==> flow/design.v <==
module comparator 
#(
  parameter DATA_WIDTH  = 16,
  parameter BINARY_TREE = 1,
  parameter NUM_INPUTS  = 16
)
(
  input  logic [NUM_INPUTS-1:0][DATA_WIDTH-1 : 0] cmp_ip,
  output logic [$clog2(NUM_INPUTS)-1 :0]  out
);
  generate if (BINARY_TREE == 0) begin
    always_comb begin
      out      = '0;
      for (int i =0; i < NUM_INPUTS; ++i) begin
        if (cmp_ip[i] > cmp_ip[out]) begin
          out      = i;
        end
      end
    end
  end else begin
    logic [$clog2(NUM_INPUTS)-1 : 0] out_stg[$clog2(NUM_INPUTS) + 1][NUM_INPUTS];
    logic [DATA_WIDTH-1 : 0]         cmp_stg[$clog2(NUM_INPUTS) + 1][NUM_INPUTS];
    always_comb begin
      for (int i = 0; i < NUM_INPUTS; i++) begin
        cmp_stg[0][i]  = cmp_ip[i];
        out_stg[0][i]  = i;
      end
      for (int i = 0;i < $clog2(NUM_INPUTS); i++) begin
        for (int j = 0;j < NUM_INPUTS; ++j) begin
          out_stg[i+1][j]    = 'X;
          cmp_stg[i+1][j]    = 'X;
        end
      end
      for (int i = 0;i < $clog2(NUM_INPUTS); i++) begin
        for (int j = 0;j < (NUM_INPUTS/2**i); j= j+2) begin
          if (cmp_stg[i][j] > cmp_stg[i][j+1]) begin
            out_stg[i+1][j/2]    = out_stg[i][j];
            cmp_stg[i+1][j/2]    = cmp_stg[i][j];
          end else begin
            out_stg[i+1][j/2]    = out_stg[i][j+1];
            cmp_stg[i+1][j/2]    = cmp_stg[i][j+1];
          end
        end
      end
      out   = out_stg[$clog2(NUM_INPUTS)][0];
    end
  end
  endgenerate
endmodule
module argmax16 (
  input  logic         clk,
  input  logic         rstn,        
  input  logic         in_valid,
  input  logic [255:0] in_data,     
  output logic         out_valid,
  output logic [3:0]   out_idx
);
  logic [255:0] data_q;
  logic         valid_q;
  logic [3:0]   idx_c;
  always_ff @(posedge clk or negedge rstn) begin
    if (!rstn) begin
      valid_q   <= 1'b0;
      out_valid <= 1'b0;
    end else begin
      valid_q   <= in_valid;
      out_valid <= valid_q;
    end
  end
  always_ff @(posedge clk) begin
    data_q  <= in_data;
    out_idx <= idx_c;
  end
  comparator #(
    .DATA_WIDTH  (16),
    .BINARY_TREE (1),
    .NUM_INPUTS  (16)
  ) u_cmp (
    .cmp_ip (data_q),
    .out    (idx_c)
  );
endmodule
Hand-over note for argmax16

## Step by step through the tools: argmax16

Tool output for the design above before and after an edit, in the order of the flow.
Lines under "unedited" count in the file above, lines under "edited" in the edited file.
"change" is "edited" less "unedited", of the values as shown.
Library cell names are shortened.
A cell with - has no value.

- Design top: argmax16
- Clock: clk
- Cell library: sky130hd
- Library corner: tt_025C_1v80

## Edit of the RTL

The edit as a unified diff against the file above.
The edited RTL no longer does the same as the RTL above: the edit was made by script, with no optimisation intended.

```diff
@@ -34,5 +34,5 @@
       for (int i = 0;i < $clog2(NUM_INPUTS); i++) begin
         for (int j = 0;j < (NUM_INPUTS/2**i); j= j+2) begin
-          if (cmp_stg[i][j] > cmp_stg[i][j+1]) begin
+          if (cmp_stg[i][j] <= cmp_stg[i][j+1]) begin
             out_stg[i+1][j/2]    = out_stg[i][j];
             cmp_stg[i+1][j/2]    = cmp_stg[i][j];
```

## After elaboration

Counts by Yosys on the flattened word-level netlist (proc, flatten, opt, wreduce). Print and check cells are left out. Cells with the same type and inputs are merged into one.

Bit counts:

| element | unedited | edited | change |
|---|---|---|---|
| output and inout port bits | 5 | 5 | 0 |
| flip-flop bits (word level) | 262 | 262 | 0 |

Cells by class:

| element | unedited | edited | change |
|---|---|---|---|
| multiplexer cells | 29 | 29 | 0 |
| magnitude comparators | 15 | 15 | 0 |

Operators by type and width:

| kind | unedited | edited | change |
|---|---|---|---|
| 16-bit greater-than comparator | 15 | 0 | -15 |
| 16-bit less-or-equal comparator | 0 | 15 | +15 |

Operator kinds equal on both sides are left out: 5.

## Longest topological paths

Yosys ltp: most cells in a row. Word level: on the elaborated netlist, between registers, memories and ports. Mapped: between sequential cells and ports; inverters and the memories' decode and read muxes count.

Logic depth:

| element | unedited | edited | change |
|---|---|---|---|
| word-level depth | 8 | 8 | 0 |
| ABC_AREA | 0 | 0 | - |
| gate-level depth with buffers | 39 | 40 | +1 |
| gate-level depth less buffers | 35 | 35 | 0 |

## After synthesis

Yosys stat after the flow's synthesis: flattened, memories mapped to cells. It holds for the ABC_AREA given above (unset counts as 0); a run with the other value may have another netlist.

Cell types:

| cell | unedited | edited | change |
|---|---|---|---|
| mux2i_1 | 42 | 140 | +98 |
| a21oi_1 | 154 | 96 | -58 |
| nand2_1 | 82 | 35 | -47 |
| inv_1 | 140 | 184 | +44 |
| o21ai_0 | 54 | 18 | -36 |
| a21oi_2 | 20 | 3 | -17 |
| nor2_1 | 46 | 61 | +15 |
| a221o_1 | 1 | 16 | +15 |
| o211ai_1 | 27 | 14 | -13 |
| nand2b_1 | 16 | 3 | -13 |
| o22ai_1 | 16 | 28 | +12 |
| a22oi_1 | 11 | 0 | -11 |
| a221oi_1 | 17 | 8 | -9 |
| nand3_1 | 35 | 27 | -8 |
| clkbuf_1 | 21 | 14 | -7 |
| mux2_4 | 9 | 2 | -7 |
| nor2b_1 | 17 | 23 | +6 |
| a221oi_2 | 6 | 0 | -6 |

Cell types equal on both sides are left out: 7.
Not every row of either side is listed.

Mapped netlist:

| element | unedited | edited | change |
|---|---|---|---|
| mapped area (µm²) | 13,824.5 | 13,763.2 | -61.3 |
| buffer cells | 43 | 31 | -12 |
| sequential area (µm²) | 5,255.0 | 5,255.0 | 0.0 |
| mapped cells | 1,434 | 1,372 | -62 |
| flip-flop cells | 262 | 262 | 0 |

The figures by module come from a second, unflattened synthesis with its own total; it is not the netlist above.

Unflattened totals:

| element | unedited | edited | change |
|---|---|---|---|
| cells (unflattened synthesis) | 1,436 | 1,377 | -59 |
| area (unflattened synthesis) (µm²) | 13,845.8 | 14,005.9 | +160.1 |

Rows give one instance, submodules left out.

By module, unedited:

| module | cells | instances | area (µm²) | seq. area (µm²) |
|---|---|---|---|---|
| comparator | 1,174 | 1 | 8,590.7 | 0.0 |
| argmax16 | 262 | 1 | 5,255.0 | 5,255.0 |

By module, edited:

| module | cells | instances | area (µm²) | seq. area (µm²) |
|---|---|---|---|---|
| comparator | 1,115 | 1 | 8,750.9 | 0.0 |
| argmax16 | 262 | 1 | 5,255.0 | 5,255.0 |

## Worst setup path after synthesis

Source: OpenSTA report_checks on the synthesized netlist (no wires, ideal clock, input and output delay 20% of the period each), path of least setup slack; recovery checks are left aside. Register names are those of the netlist, which keeps one name where synthesis merged equal registers.

Timing post-synthesis:

| element | unedited | edited | change |
|---|---|---|---|
| path kind | flip-flop to flip-flop | flip-flop to flip-flop | - |
| from | register data_q[81] | register data_q[209] | - |
| to | register out_idx[0] | register out_idx[1] | - |
| stages on the path | 40 | 39 | -1 |
| data arrival time (ns) | 7.109 | 7.718 | +0.609 |
| setup slack (ns) | 1.306 | 0.707 | -0.599 |
| delay of the path (ns) | 7.195 | 7.792 | +0.597 |
| period (ns) | 8.5 | 8.5 | 0.0 |
| launch time at the first pin (ns) | 0.000 | 0.000 | 0.000 |
| buffers on the path | 5 | 5 | 0 |
| synthesis period reached (ns) | 7.194 | 7.793 | +0.599 |

"delay of the path" = arrival - input delay + setup time.
"stages on the path" counts driving pins, that of a launching flip-flop among them; a cell with two outputs on the path counts twice.
"synthesis period reached" = period - worst setup slack (recovery checks aside). The figure is calculated, with input and output delays left at 20% of the set period.
The rows between start and end are the longest chain of elaborated cells between them; the timing report does not say that the signal goes this way. Where chains are equally long, one stands for them.
Each line given opens the expression or statement behind the cell; cells for indexed reads and writes are added by Yosys, which also makes memories of some case tables.

On the way, post-synthesis, unedited:
- Path through: dfxtp_1 -> inv_1 -> ha_1 -> nor2b_1 -> o211ai_1 -> a2111oi_0 -> nor3_1 -> a21oi_2 -> buf_2 -> mux2_2 -> ha_1 -> nor2b_1 -> o211ai_1 -> a21oi_1 -> o31ai_1 -> a22o_1 -> clkbuf_1 -> clkbuf_1 -> [... 4 more ...] -> a21o_1 -> a21oi_1 -> a211oi_1 -> o31ai_2 -> nor2b_1 -> buf_2 -> clkbuf_1 -> a22oi_1 -> o211ai_1 -> ha_1 -> a21o_1 -> a211oi_1 -> o21ai_0 -> o2111ai_1 -> o211ai_1 -> o31ai_1 -> nor3_1 -> a211oi_1
- Cells in the longest elaborated chain: 8
- Elaborated cells on any way between the ends: 11

Ends and longest elaborated chain, post-synthesis, unedited:

| element | line | source |
|---|---|---|
| start: declaration | 58 | `logic [255:0] data_q;` |
| start: assignment | 71 | `data_q  <= in_data;` |
| 16-bit greater-than comparator | 36 | `if (cmp_stg[i][j] > cmp_stg[i][j+1]) begin` |
| 16-bit 2-to-1 mux | 36 |  |
| 16-bit greater-than comparator | 36 |  |
| 16-bit 2-to-1 mux | 36 |  |
| 16-bit greater-than comparator | 36 |  |
| 16-bit 2-to-1 mux | 36 |  |
| 16-bit greater-than comparator | 36 |  |
| 4-bit 2-to-1 mux | 36 |  |
| end: assignment | 72 | `out_idx <= idx_c;` |
| end: declaration | 56 | `output logic [3:0]   out_idx` |

On the way, post-synthesis, edited:
- Path through: dfxtp_1 -> inv_1 -> ha_1 -> nor2b_1 -> o211ai_1 -> a2111oi_0 -> nor3_1 -> a21oi_2 -> buf_4 -> mux2i_1 -> inv_1 -> ha_1 -> nor2b_1 -> o211ai_1 -> a21oi_1 -> o31ai_1 -> a22o_1 -> clkbuf_1 -> [... 3 more ...] -> a21o_1 -> a21o_1 -> a21oi_1 -> a211oi_1 -> o31ai_2 -> or2_2 -> clkbuf_1 -> clkbuf_1 -> o22ai_1 -> nor2_1 -> ha_1 -> a21o_1 -> a221o_1 -> a221oi_1 -> o21ai_0 -> o22a_1 -> and3_1 -> a31oi_1
- Cells in the longest elaborated chain: 8
- Elaborated cells on any way between the ends: 10

Ends and longest elaborated chain, post-synthesis, edited:

| element | line | source |
|---|---|---|
| start: declaration | 58 | `logic [255:0] data_q;` |
| start: assignment | 71 | `data_q  <= in_data;` |
| 16-bit less-or-equal comparator | 36 | `if (cmp_stg[i][j] <= cmp_stg[i][j+1]) begin` |
| 16-bit 2-to-1 mux | 36 |  |
| 16-bit less-or-equal comparator | 36 |  |
| 16-bit 2-to-1 mux | 36 |  |
| 16-bit less-or-equal comparator | 36 |  |
| 16-bit 2-to-1 mux | 36 |  |
| 16-bit less-or-equal comparator | 36 |  |
| 4-bit 2-to-1 mux | 36 |  |
| end: assignment | 72 | `out_idx <= idx_c;` |
| end: declaration | 56 | `output logic [3:0]   out_idx` |

## Path in the finished layout

From the final timing report of each run of set A: the path of least setup slack in the routed layout; clock arrival at registers is part of the times.

Timing post-layout:

| element | unedited | edited | change |
|---|---|---|---|
| path kind | flip-flop to flip-flop | flip-flop to flip-flop | - |
| from | register data_q[145] | register data_q[209] | - |
| to | register out_idx[0] | register out_idx[1] | - |
| stages on the path | 37 | 38 | +1 |
| buffers on the path | 3 | 5 | +2 |
| setup slack (ns) | 0.43 | 0.38 | -0.05 |
| period (ns) | 7.97 | 7.97 | 0.00 |
| data arrival time (ns) | 8.01 | 8.07 | +0.06 |
| launch time at the first pin (ns) | 0.56 | 0.54 | -0.02 |

The rows between start and end are the longest chain of elaborated cells between them; the timing report does not say that the signal goes this way. Where chains are equally long, one stands for them.

On the way, post-layout, unedited:
- Path through: dfxtp_1 -> inv_1 -> ha_1 -> nor2b_1 -> o211ai_1 -> a21oi_1 -> a211oi_2 -> o22ai_4 -> buf_4 -> mux2_4 -> ha_1 -> a21oi_1 -> nor2_1 -> a211oi_1 -> o21a_1 -> a22o_1 -> buf_12 -> nor2_1 -> a21oi_1 -> ha_1 -> nor2b_1 -> o211ai_1 -> a21oi_1 -> o31ai_1 -> a21oi_1 -> nand2_1 -> buf_4 -> o22ai_1 -> a221oi_1 -> ha_1 -> a21oi_1 -> a31oi_1 -> a211oi_1 -> o211ai_1 -> o31ai_4 -> nor3_1 -> a211oi_1
- Cells in the longest elaborated chain: 8
- Elaborated cells on any way between the ends: 11

Ends and longest elaborated chain, post-layout, unedited:

| element | line | source |
|---|---|---|
| start: declaration | 58 | `logic [255:0] data_q;` |
| start: assignment | 71 | `data_q  <= in_data;` |
| 16-bit greater-than comparator | 36 | `if (cmp_stg[i][j] > cmp_stg[i][j+1]) begin` |
| 16-bit 2-to-1 mux | 36 |  |
| 16-bit greater-than comparator | 36 |  |
| 16-bit 2-to-1 mux | 36 |  |
| 16-bit greater-than comparator | 36 |  |
| 16-bit 2-to-1 mux | 36 |  |
| 16-bit greater-than comparator | 36 |  |
| 4-bit 2-to-1 mux | 36 |  |
| end: assignment | 72 | `out_idx <= idx_c;` |
| end: declaration | 56 | `output logic [3:0]   out_idx` |

On the way, post-layout, edited:
- Path through: dfxtp_2 -> inv_1 -> ha_1 -> nor2b_1 -> o211ai_1 -> a2111oi_2 -> nor3_2 -> a21oi_4 -> buf_12 -> mux2i_2 -> buf_4 -> inv_1 -> ha_1 -> a21oi_1 -> o21ai_0 -> a221oi_2 -> buf_4 -> a22o_1 -> [... 2 more ...] -> ha_1 -> a21oi_1 -> nor2_1 -> a211oi_2 -> o21ai_0 -> o31ai_2 -> buf_4 -> or2_4 -> o22ai_1 -> nor2_1 -> ha_1 -> a21o_1 -> a221o_1 -> a221oi_2 -> o21ai_1 -> o22a_1 -> and3_1 -> a31oi_1
- Cells in the longest elaborated chain: 8
- Elaborated cells on any way between the ends: 10

Ends and longest elaborated chain, post-layout, edited:

| element | line | source |
|---|---|---|
| start: declaration | 58 | `logic [255:0] data_q;` |
| start: assignment | 71 | `data_q  <= in_data;` |
| 16-bit less-or-equal comparator | 36 | `if (cmp_stg[i][j] <= cmp_stg[i][j+1]) begin` |
| 16-bit 2-to-1 mux | 36 |  |
| 16-bit less-or-equal comparator | 36 |  |
| 16-bit 2-to-1 mux | 36 |  |
| 16-bit less-or-equal comparator | 36 |  |
| 16-bit 2-to-1 mux | 36 |  |
| 16-bit less-or-equal comparator | 36 |  |
| 4-bit 2-to-1 mux | 36 |  |
| end: assignment | 72 | `out_idx <= idx_c;` |
| end: declaration | 56 | `output logic [3:0]   out_idx` |

## Layout results

Both versions went through the flow (Yosys, OpenROAD) with the same settings in each pair. Constraints: input delay and output delay 20% of the set period each, output load 0.01 pF.

Settings, set A:
- CORE_UTILIZATION: 40
- period_ns: 7.97
- CAP_MARGIN: 20
- CORE_MARGIN: 2
- SLEW_MARGIN: 20

Measured results, set A:

| element | unedited | edited | change |
|---|---|---|---|
| setup TNS (ns) | 0.000 | 0.000 | 0.000 |
| chip area after synthesis (Yosys) (µm²) | 13,824.5 | 13,763.2 | -61.3 |
| standard-cell area after routing (µm²) | 18,391.4 | 18,820.6 | +429.2 |
| setup slack of the critical path (ns) | 0.431 | 0.377 | -0.054 |
| total die area (µm²) | 36,063.9 | 35,908.4 | -155.5 |
| achieved clock period (ns) | 7.539 | 7.593 | +0.054 |

Settings, set B:
- CORE_ASPECT_RATIO: 0.85
- CORE_MARGIN: 8
- CORE_UTILIZATION: 45
- CTS_CLUSTER_DIAMETER: 25
- GPL_ROUTABILITY_DRIVEN: 1
- GPL_TIMING_DRIVEN: 1
- MAX_ROUTING_LAYER: met5
- PLACE_DENSITY_LB_ADDON: 0.17
- period_ns: 12.2
- CAP_MARGIN: 20
- SLEW_MARGIN: 20

Measured results, set B:

| element | unedited | edited | change |
|---|---|---|---|
| setup TNS (ns) | 0.000 | 0.000 | 0.000 |
| chip area after synthesis (Yosys) (µm²) | 13,824.5 | 13,763.2 | -61.3 |
| standard-cell area after routing (µm²) | 18,930.7 | 18,905.6 | -25.1 |
| setup slack of the critical path (ns) | 3.001 | 2.626 | -0.375 |
| total die area (µm²) | 36,604.1 | 36,455.5 | -148.6 |
| achieved clock period (ns) | 9.199 | 9.574 | +0.375 |

"achieved clock period" = clock period - worst setup slack. The figure is calculated, with input and output delays left at 20% of the set period.

End of note.
